==> flow/design.v <==
module s_box (
    input [3:0] i_sb, output [3:0] o_sb
);
    assign o_sb[0] = (!i_sb[3]&!i_sb[2]&i_sb[1]) | (!i_sb[2]&i_sb[1]&i_sb[0]) 
    | (!i_sb[3]&i_sb[2]&!i_sb[1]) | (i_sb[2]&!i_sb[1]&i_sb[0]) | 
    (i_sb[3]&!i_sb[2]&!i_sb[1]&!i_sb[0]) | (i_sb[3]&i_sb[2]&i_sb[1]&!i_sb[0]);
    assign o_sb[1] = (!i_sb[3]&!i_sb[2]&!i_sb[0]) | (!i_sb[3]&!i_sb[1]&!i_sb[0]) | (i_sb[2]&i_sb[1]&i_sb[0]) 
| (i_sb[3]&!i_sb[2]&i_sb[0]) | (i_sb[3]&i_sb[2]&i_sb[1]);
    assign o_sb[2] = (!i_sb[3]&!i_sb[2]&!i_sb[1]) | (!i_sb[2]&!i_sb[1]&!i_sb[0]) | (!i_sb[3]&i_sb[2]&!i_sb[0]) 
| (i_sb[3]&i_sb[1]&i_sb[0]) | (i_sb[3]&i_sb[2]&i_sb[0]);
    assign o_sb[3] = (!i_sb[3]&!i_sb[2]&!i_sb[0]) | (!i_sb[3]&i_sb[1]&!i_sb[0]) | (!i_sb[3]&i_sb[2]&i_sb[0]) 
| (i_sb[3]&!i_sb[1]&!i_sb[0]) | (i_sb[3]&!i_sb[2]&i_sb[1]&i_sb[0]);
endmodule
module block_shuffle (
    input [15:0] i_bs, output [15:0] o_bs
);
    assign o_bs = {i_bs[7:4], i_bs[3:0], i_bs[15:12], i_bs[11:8]};
endmodule
module round_permutation #(
    parameter [5:0] shift = 5'b0000,
    parameter [7:0] data_length = 8'd16
)(
    input [data_length - 1:0] i_rp,  output [data_length - 1:0] o_rp
); 
assign o_rp = (i_rp << shift) | (i_rp >> (data_length - shift));
endmodule
module key_scheduler (
    input clk, rst, input [4:0] round_counter, input [79:0] i_ks_oldkey, output [79:0] o_ks_newkey 
);
    wire [79:0] level_shift;
    wire [79:0] level_sbox;
    wire [4:0] xor_rc;
    round_permutation #(.shift(13), .data_length(80)) rp (.i_rp(i_ks_oldkey), .o_rp(level_shift));
    s_box sb(.i_sb(level_shift[3:0]), .o_sb(level_sbox[3:0]));
    assign level_sbox[79:4] = level_shift[79:4];
    assign xor_rc = level_sbox[63:59]^(round_counter -1);
    assign o_ks_newkey = {level_sbox[79:64], xor_rc, level_sbox[58:0]};
endmodule
module dec_s_box (
    input [3:0] i_sb, output reg [3:0] o_sb 
);
    always @(*) begin
        case(i_sb)
        4'h0: o_sb = 4'hA;
        4'h1: o_sb = 4'h3;
        4'h2: o_sb = 4'h9;
        4'h3: o_sb = 4'hE;
        4'h4: o_sb = 4'h1;
        4'h5: o_sb = 4'hD;
        4'h6: o_sb = 4'hF;
        4'h7: o_sb = 4'h4;
        4'h8: o_sb = 4'hC;
        4'h9: o_sb = 4'h5;
        4'hA: o_sb = 4'h7;
        4'hB: o_sb = 4'h2;
        4'hC: o_sb = 4'h6;
        4'hD: o_sb = 4'h8;
        4'hE: o_sb = 4'h0;
        4'hF: o_sb = 4'hB;
        endcase
    end
endmodule
module dec_block_shuffle (
    input [15:0] i_bs, output [15:0] o_bs
);
    block_shuffle bs (i_bs, o_bs);
endmodule
module dec_round_permutation #(
    parameter [5:0] shift = 5'b0000,
    parameter [7:0] data_length = 8'd16
)(
    input [data_length - 1:0] i_rp,  output [data_length - 1:0] o_rp
); 
    assign o_rp = (i_rp >> shift) | (i_rp << (data_length - shift));
endmodule
module dec_XOR_layer (
    input [63:0] i_xor, output [63:0] o_xor
);
    assign o_xor = {(i_xor[63:48]^i_xor[47:32]), (i_xor[47:32]^i_xor[31:16]^i_xor[15:0]),(i_xor[63:48]^i_xor[47:32]^i_xor[31:16]), (i_xor[31:16]^i_xor[15:0])};
endmodule
module dec_permutation_layer (
    input [63:0] i_pl, output [63:0] o_pl
);
    wire [63:0] rp2bs;
    wire [63:0] xor2rp;
    dec_XOR_layer xl(.i_xor(i_pl), .o_xor(xor2rp));
            dec_round_permutation #(.shift(1), .data_length(16)) rp0(.i_rp(xor2rp[(16*0 + 15):16*0]), .o_rp(rp2bs[15:0]));
            dec_round_permutation #(.shift(4), .data_length(16)) rp1(.i_rp(xor2rp[(16*1 + 15):16*1]), .o_rp(rp2bs[(16 + 15):16*1]));
            dec_round_permutation #(.shift(7), .data_length(16)) rp2(.i_rp(xor2rp[(16*2 + 15):16*2]), .o_rp(rp2bs[(16*2 + 15):16*2]));
            dec_round_permutation #(.shift(9), .data_length(16)) rp3(.i_rp(xor2rp[(16*3 + 15):16*3]), .o_rp(rp2bs[(16*3 + 15):16*3]));
    genvar i;
    generate
        for (i = 0; i < 4; i = i +1 ) begin
            dec_block_shuffle bs(.i_bs(rp2bs[(16*i + 15):16*i]), .o_bs(o_pl[(16*i + 15):16*i]));
        end
    endgenerate
endmodule
module dec_add_round_key (
    input [63:0] i_ark_cipher, input [63:0] i_ark_key,
    output [63:0] o_ark_msg
);
    wire [63:0] sb2xor;
    wire [63:0] pl2sb;
    dec_permutation_layer pl(.i_pl(i_ark_cipher), .o_pl(pl2sb));
    genvar j;
    generate    
    for(j=0; j < 16; j = j + 1) begin
            dec_s_box sb(.i_sb(pl2sb[(4*j + 3):4*j]), .o_sb(sb2xor[(4*j + 3):4*j]));
        end
    endgenerate
    assign o_ark_msg = i_ark_key ^ sb2xor;
endmodule
module dec_key_scheduler (
    input clk, rst, input [4:0] round_counter, input [79:0] i_ks_oldkey, output [79:0] o_ks_newkey 
);
    wire [79:0] level_shift;
    wire [79:0] level_sbox;
    wire [4:0] xor_rc;
    assign {level_sbox[79:64], xor_rc, level_sbox[58:0]} = i_ks_oldkey;
    assign level_sbox[63:59] = xor_rc ^(round_counter -1);
    assign level_shift[79:4] = level_sbox[79:4];
    dec_s_box sb(.i_sb(level_sbox[3:0]), .o_sb(level_shift[3:0]));
    dec_round_permutation #(.shift(13), .data_length(80)) rp (.i_rp(level_shift), .o_rp(o_ks_newkey));
endmodule
module boron_dec (
    input  clk, rst, start, input [63:0] plain_text, input [79:0] master_key,
    output reg done, output reg [63:0] cipher_text
);
    parameter IDLE = 3'b000, KEYGEN = 3'b011, ROUND = 3'b001;
    reg [2:0] reg_sm_main;
    reg [4:0] reg_round_counter;
    reg [63:0] reg_plaintext;
    wire [63:0] reg_nextplaintext;
    reg [79:0] reg_key;
    wire [79:0] reg_nextkey, dec_reg_nextkey;
    key_scheduler ks(.clk(clk), .rst(rst), .round_counter(reg_round_counter), .i_ks_oldkey(reg_key), .o_ks_newkey(reg_nextkey));
    dec_key_scheduler dks(.clk(clk), .rst(rst), .round_counter(reg_round_counter), .i_ks_oldkey(reg_key), .o_ks_newkey(dec_reg_nextkey));
    dec_add_round_key ark(.i_ark_cipher(reg_plaintext), .i_ark_key(dec_reg_nextkey[63:0]), .o_ark_msg(reg_nextplaintext));
    always @(posedge clk ) begin
        if(!rst) begin
            reg_sm_main <= IDLE;
            done <= 1'b0;
        end
        else begin
            done <= 1'b0;
            case (reg_sm_main)
                IDLE:  
                    if(start) begin
                        reg_plaintext <= plain_text;
                        reg_key <= master_key;
                        reg_sm_main <= KEYGEN;
                        reg_round_counter <= 5'd1;
                    end
                    else
                        reg_sm_main <= IDLE;
                KEYGEN:
                    if(reg_round_counter < 25) begin
                        reg_key <= reg_nextkey;
                        reg_round_counter <= reg_round_counter + 1;
                        reg_sm_main <= KEYGEN;
                    end else begin
                        reg_sm_main <= ROUND;
                        reg_plaintext <= (reg_nextkey[63:0] ^ reg_plaintext);
                        reg_key <= reg_nextkey;
                    end
                ROUND:
                    if(reg_round_counter > 1) begin
                        reg_plaintext <= reg_nextplaintext;
                        reg_key <= dec_reg_nextkey;
                        reg_round_counter <= reg_round_counter - 1;
                        reg_sm_main <= ROUND;
                    end
                    else begin
                        cipher_text <= reg_nextplaintext;
                        done <= 1'b1;
                        reg_sm_main <= IDLE;
                    end
                default:
                    reg_sm_main <= IDLE;
            endcase
        end
    end
endmodule
## From RTL to reports: boron_dec

What the tools print for boron_dec, step after step.
Line numbers count from 1 in the design file above.
Operators: Yosys type, input widths -> output width; for muxes data width and select width s.
A cell with n/a has no value.

- Design top: boron_dec
- Clock input: clk
- Library: sky130hd
- Library corner: tt_025C_1v80

## Word level

Yosys after proc, flatten, opt, wreduce and memory -nomap, before mapping. Print and check cells are not counted. Equal cells are merged and count once.
Yosys's memory passes give these memory sizes; they may raise the number of words (mostly to a power of two), join words into wider ones and drop unused or constant bits.

- Register bits: 217
- ROM bits: 1088
- Word width x clocked read ports: 4
- Memories kept: 17
- Bits of input ports: 147
- Output and inout bits: 65
- Cells after elaboration: 128

- Add/sub/neg operators: 2
- Order comparisons: 2
- Equality and inequality tests: 6
- Mux-type cells: 17
- Bitwise gates (word level): 67
- Reduce/logical cells: 11

Memories:

| memory | words | width | read ports | wr ports | RTL line | text |
|---|---|---|---|---|---|---|
| (no name shown) | 16 | 4 | 1 | 0 | 43 | `case(i_sb)` |
| (no name shown) | 16 | 4 | 1 | 0 | 43 |  |
| (no name shown) | 16 | 4 | 1 | 0 | 43 |  |
| (no name shown) | 16 | 4 | 1 | 0 | 43 |  |
| (no name shown) | 16 | 4 | 1 | 0 | 43 |  |
| (no name shown) | 16 | 4 | 1 | 0 | 43 |  |

Further memories, not shown: 11.

Operator list:

| kind | count |
|---|---|
| $pmux 80 s3 | 1 |
| $pmux 64 s3 | 1 |
| $mux 64 | 3 |
| $mux 80 | 2 |
| $xor 64x64->64 | 2 |
| $xor 16x16->16 | 5 |
| $or 67x80->80 | 1 |
| $or 80x13->80 | 1 |
| $and 1x1->1 | 34 |
| $or 1x1->1 | 17 |
| $or 12x16->16 | 1 |
| $or 15x16->16 | 1 |
| $or 7x16->16 | 1 |
| $or 9x16->16 | 1 |
| $pmux 5 s3 | 1 |
| $mux 5 | 3 |
| $xor 5x5->5 | 2 |
| $reduce_and 5->1 | 2 |
| $pmux 3 s3 | 1 |
| $ne 2x2->1 const B | 4 |
| $add 5x1->5 const B | 1 |
| $sub 5x1->5 const B | 1 |
| $gt 5x1->1 const B | 1 |
| $lt 5x5->1 const B | 1 |
| $logic_not 1->1 | 4 |
| $reduce_and 4->1 | 1 |
| $mux 4 | 1 |
| $mux 2 | 2 |

Other operator kinds: 8; their cells: 9.

## Logic depth

Yosys ltp: most cells in a row. Word level: on the elaborated netlist, between registers, memories and ports. Mapped: between sequential cells and ports; inverters and the memories' decode and read muxes count.

- Depth after elaboration: 12
- ABC_AREA: 0
- Gate-level depth with buffers: 13
- Gate-level depth less buffers: 13

## Synthesis result

Yosys stat after the flow's synthesis: flattened, memories mapped to cells. It holds for the ABC_AREA given above (unset counts as 0); a run with the other value may have another netlist.
Totals and module areas in this step are rounded.

Cell types:

| cell | count | total area (um^2) |
|---|---|---|
| sky130_fd_sc_hd__edfxtp_1 | 213 | 6.4E+03 |
| sky130_fd_sc_hd__ha_1 | 122 | 1.53E+03 |
| sky130_fd_sc_hd__xnor2_1 | 138 | 1.21E+03 |
| sky130_fd_sc_hd__mux4_2 | 40 | 900.864 |
| sky130_fd_sc_hd__nand2_1 | 176 | 660.634 |
| sky130_fd_sc_hd__a22oi_1 | 86 | 645.619 |
| sky130_fd_sc_hd__a221o_1 | 57 | 570.547 |
| sky130_fd_sc_hd__xor2_1 | 43 | 376.611 |
| sky130_fd_sc_hd__inv_1 | 99 | 371.606 |
| sky130_fd_sc_hd__nor2_1 | 76 | 285.274 |
| sky130_fd_sc_hd__xnor2_2 | 15 | 243.984 |
| sky130_fd_sc_hd__clkbuf_1 | 48 | 180.173 |
| sky130_fd_sc_hd__mux2i_1 | 18 | 180.173 |
| sky130_fd_sc_hd__dfxtp_1 | 8 | 160.154 |
| sky130_fd_sc_hd__o21ai_0 | 24 | 120.115 |
| sky130_fd_sc_hd__a211oi_1 | 14 | 105.101 |
| sky130_fd_sc_hd__a21oi_1 | 17 | 85.082 |
| sky130_fd_sc_hd__mux4_1 | 3 | 78.826 |

Other cell types: 34; their cells: 69.

- Cells in the netlist: 1266
- Mapped area: 14760 um^2
- Sequential part of the area: 6556 um^2
- Flip-flops: 221
- Buffers: 58

The figures by module come from a second, unflattened synthesis with its own total; it is not the netlist above.

- Cell total of the unflattened synthesis: 1563
- Area (unflattened synthesis): 17490 um^2

Each row is one instance without its submodules.

Modules:

| module | instances | cells | area (um^2) | sequential area (um^2) |
|---|---|---|---|---|
| boron_dec | 1 | 744 | 9585 | 6476 |
| dec_s_box | 17 | 21 | 222.7 | 0.0 |
| dec_XOR_layer | 1 | 64 | 1045 | 0.0 |
| dec_round_permutation | 1 | 80 | 600.6 | 0.0 |
| round_permutation | 1 | 80 | 600.6 | 0.0 |
| dec_add_round_key | 1 | 64 | 560.5 | 0.0 |
| block_shuffle | 4 | 16 | 120.1 | 0.0 |
| s_box | 1 | 20 | 123.9 | 0.0 |
| dec_round_permutation | 1 | 16 | 120.1 | 0.0 |
| dec_round_permutation | 1 | 16 | 120.1 | 0.0 |
| dec_round_permutation | 1 | 16 | 120.1 | 0.0 |
| dec_round_permutation | 1 | 16 | 120.1 | 0.0 |
| dec_key_scheduler | 1 | 13 | 112.6 | 0.0 |
| key_scheduler | 1 | 13 | 112.6 | 0.0 |

Modules not listed: 2.

## Timing after synthesis

Path of least setup slack by OpenSTA after synthesis, without wires, with an ideal clock, recovery checks aside; 20% of the period is set as input and as output delay. Where synthesis merged equal registers, the netlist keeps one of their names.

- Path type: input-to-reg
- Start: input rst
- End: register cipher_text[0]
- Period: 5000 ps
- Input delay: 1000 ps
- Setup time: 565 ps
- Time at the first pin: 1000 ps
- Arrival: 5455 ps
- Data required time: 4435 ps
- Path slack: -1021 ps
- Path delay: 5020 ps
- Stages: 2
- Buffers on the path: 0
- Synthesis period reached: 6021 ps

"path delay" = arrival - input delay + setup time.
"stages" counts driving pins, that of a launching flip-flop among them; a cell with two outputs on the path counts twice.
"synthesis period reached" = period - worst setup slack (recovery checks aside). The figure is calculated, with input and output delays left at 20% of the set period.
The rows between start and end are the longest chain of elaborated cells between them; the timing report does not say that the signal goes this way. Where chains are equally long, one stands for them.
A line is the first line of the expression or statement that the cell stems from. Yosys adds cells for indexed reads and writes and turns some case tables into memories.

- Cells stage by stage: sky130_fd_sc_hd__inv_1 sky130_fd_sc_hd__nor3_1
- Length of the longest elaborated chain: 1
- Elaborated cells between the ends (all ways): 1
- Source lines of those cells: 0
- Classes of those cells: reduce/logical (1)

RTL lines, path post-synthesis:

| element | RTL line | text |
|---|---|---|
| from (decl) | 126 | `input  clk, rst, start, input [63:0] plain_text, input [79:0] master_key,` |
| $reduce_and 3->1 | n/a |  |
| to (assign) | 174 | `cipher_text <= reg_nextplaintext;` |
| to (decl) | 127 | `output reg done, output reg [63:0] cipher_text` |

## Timing after layout

Path of least setup slack in the final report of stored run 1 (OpenROAD, finished layout, wires in). Where an end is a register, its clock arrival counts in the times.
The report prints the path's times to 10 ps; the period is as set.

- Path type: reg-to-reg
- Start: register reg_plaintext[28]
- End: register reg_plaintext[47]
- Period: 5760 ps
- Setup time: 250 ps
- Time at the first pin: 550 ps
- Arrival: 3850 ps
- Data required time: 6060 ps
- Path slack: 2220 ps
- Stages: 8
- Buffers on the path: 0

The rows between start and end are the longest chain of elaborated cells between them; the timing report does not say that the signal goes this way. Where chains are equally long, one stands for them.
The chain passes a memory read, where the word-level depth is cut; so it can be longer than that depth.
A register here has more assigning lines than the two given.

- Cells stage by stage: sky130_fd_sc_hd__edfxtp_1 sky130_fd_sc_hd__xnor2_1 sky130_fd_sc_hd__xor2_1 sky130_fd_sc_hd__inv_1 sky130_fd_sc_hd__ha_1 sky130_fd_sc_hd__mux4_2 sky130_fd_sc_hd__xnor2_1 sky130_fd_sc_hd__a221o_1
- Length of the longest elaborated chain: 7
- Elaborated cells between the ends (all ways): 7
- Source lines of those cells: 6
- Classes of those cells: mux (2); logic (4); memory (1)

RTL lines, path after layout:

| element | RTL line | text |
|---|---|---|
| from (decl) | 132 | `reg [63:0] reg_plaintext;` |
| from (assign) | 149 | `reg_plaintext <= plain_text;` |
| from (assign) | 163 | `reg_plaintext <= (reg_nextkey[63:0] ^ reg_plaintext);` |
| $xor 16x16->16 x2 | 79 | `assign o_xor = {(i_xor[63:48]^i_xor[47:32]), (i_xor[47:32]^i_xor[31:16]^i_xor[15:0]),(i_xor[63:48]^i_xor[47:32 ...` |
| $or 9x16->16 | 74 | `assign o_rp = (i_rp >> shift) \| (i_rp << (data_length - shift));` |
| $mem_v2 16x4 | 43 | `case(i_sb)` |
| $xor 64x64->64 | 111 | `assign o_ark_msg = i_ark_key ^ sb2xor;` |
| $mux 64 | 167 | `if(reg_round_counter > 1) begin` |
| $pmux 64 s3 | 146 | `case (reg_sm_main)` |
| to (assign) | 149 |  |
| to (assign) | 163 |  |
| to (decl) | 132 |  |

Nets of the timed path that keep an RTL name, with a line that drives or declares them; the list need not be complete.

Nets with RTL names, path after layout:

| net | RTL line |
|---|---|
| ark.o_ark_msg[47] | 111 |

# Flow runs of boron_dec

Settings and measured results of 2 stored flow runs for module boron_dec (sky130hd), not sorted in any way. The constraints put input and output delay at 20% of the set period each and load the outputs with 0.01 pF.
"clock period achieved" means the clock period less the worst setup slack. The figure is calculated, with input and output delays left at 20% of the set period.
"time of the worst setup path" is the time allowed to the run's worst setup path (the clock period less input and output delay, where it has them) less its slack. Clock arrival times count: a late capture clock shortens it, a late launch clock lengthens it.
"total power after layout" is the tool's figure for a default switching activity; nothing was simulated.
"time of the worst setup path" is given in steps of 10 ps.
Values from the reports are rounded here.

### Stored run 1

==> flow/run.sh <==
#!/bin/bash
# the make line also repeats the synthesis and layout settings of config.mk as NAME=value (left out here)
make -C /OpenROAD-flow-scripts/flow DESIGN_CONFIG=/design/flow/config.mk WORK_HOME=/design/flow/orfs CLKGATE_MAP_FILE= finish
==> flow/config.mk <==
export PLATFORM = sky130hd
export DESIGN_NAME = boron_dec
export DESIGN_NICKNAME = boron_dec
export VERILOG_FILES = /design/flow/design.v
export SDC_FILE = /design/flow/constraint.sdc
export NUM_CORES = 4
export LEC_CHECK = 0
export ABC_AREA = 0
export CAP_MARGIN = 20
export CELL_PAD_IN_SITES_DETAIL_PLACEMENT = 2
export CORE_ASPECT_RATIO = 1.48
export CORE_MARGIN = 9
export CORE_UTILIZATION = 20
export CTS_CLUSTER_DIAMETER = 170
export GPL_ROUTABILITY_DRIVEN = 0
export GPL_TIMING_DRIVEN = 1
export HOLD_SLACK_MARGIN = 0.16
export MAX_ROUTING_LAYER = met4
export MIN_ROUTING_LAYER = met1
export PLACE_DENSITY_LB_ADDON = 0.2
export SETUP_SLACK_MARGIN = 0.43
export SLEW_MARGIN = 20
export TNS_END_PERCENT = 25
==> flow/constraint.sdc <==
create_clock -name core_clock -period 5.76 [get_ports {clk}]
set_input_delay 1.1520 -clock core_clock [delete_from_list [all_inputs] [get_ports {clk}]]
set_output_delay 1.1520 -clock core_clock [all_outputs]
set_load 0.01 [all_outputs]

Results of stored run 1:
- Synthesized cell area: 14760 um^2
- Overall die area: 84080 um^2
- Standard-cell area of the final layout: 18790 um^2
- Post-route utilization: 0.259
- Smallest setup slack: 2217 ps
- Post-route setup TNS: 0 ps
- Lowest hold slack: 550 ps
- Total power after layout: 5554 uW
- Clock period achieved: 3543 ps
- Time of the worst setup path: 3540 ps
- Critical path type: reg-to-reg

### Stored run 2

==> flow/run.sh <==
#!/bin/bash
# the make line also repeats the synthesis and layout settings of config.mk as NAME=value (left out here)
make -C /OpenROAD-flow-scripts/flow DESIGN_CONFIG=/design/flow/config.mk WORK_HOME=/design/flow/orfs CLKGATE_MAP_FILE= finish
==> flow/config.mk <==
export PLATFORM = sky130hd
export DESIGN_NAME = boron_dec
export DESIGN_NICKNAME = boron_dec
export VERILOG_FILES = /design/flow/design.v
export SDC_FILE = /design/flow/constraint.sdc
export NUM_CORES = 4
export LEC_CHECK = 0
export ABC_AREA = 0
export CAP_MARGIN = 20
export CELL_PAD_IN_SITES_DETAIL_PLACEMENT = 2
export CORE_ASPECT_RATIO = 1.07
export CORE_MARGIN = 9
export CORE_UTILIZATION = 29
export CTS_CLUSTER_DIAMETER = 170
export GPL_ROUTABILITY_DRIVEN = 0
export GPL_TIMING_DRIVEN = 1
export HOLD_SLACK_MARGIN = 0.16
export MAX_ROUTING_LAYER = met4
export MIN_ROUTING_LAYER = met1
export PLACE_DENSITY_LB_ADDON = 0.2
export SETUP_SLACK_MARGIN = 0.43
export SLEW_MARGIN = 20
export TNS_END_PERCENT = 50
==> flow/constraint.sdc <==
create_clock -name core_clock -period 5.76 [get_ports {clk}]
set_input_delay 1.1520 -clock core_clock [delete_from_list [all_inputs] [get_ports {clk}]]
set_output_delay 1.1520 -clock core_clock [all_outputs]
set_load 0.01 [all_outputs]

Results of stored run 2:
- Synthesized cell area: 14760 um^2
- Overall die area: 59340 um^2
- Standard-cell area of the final layout: 18590 um^2
- Post-route utilization: 0.37
- Smallest setup slack: 2053 ps
- Post-route setup TNS: 0 ps
- Lowest hold slack: 549 ps
- Total power after layout: 5915 uW
- Clock period achieved: 3707 ps
- Time of the worst setup path: 2560 ps
- Critical path type: input-to-reg
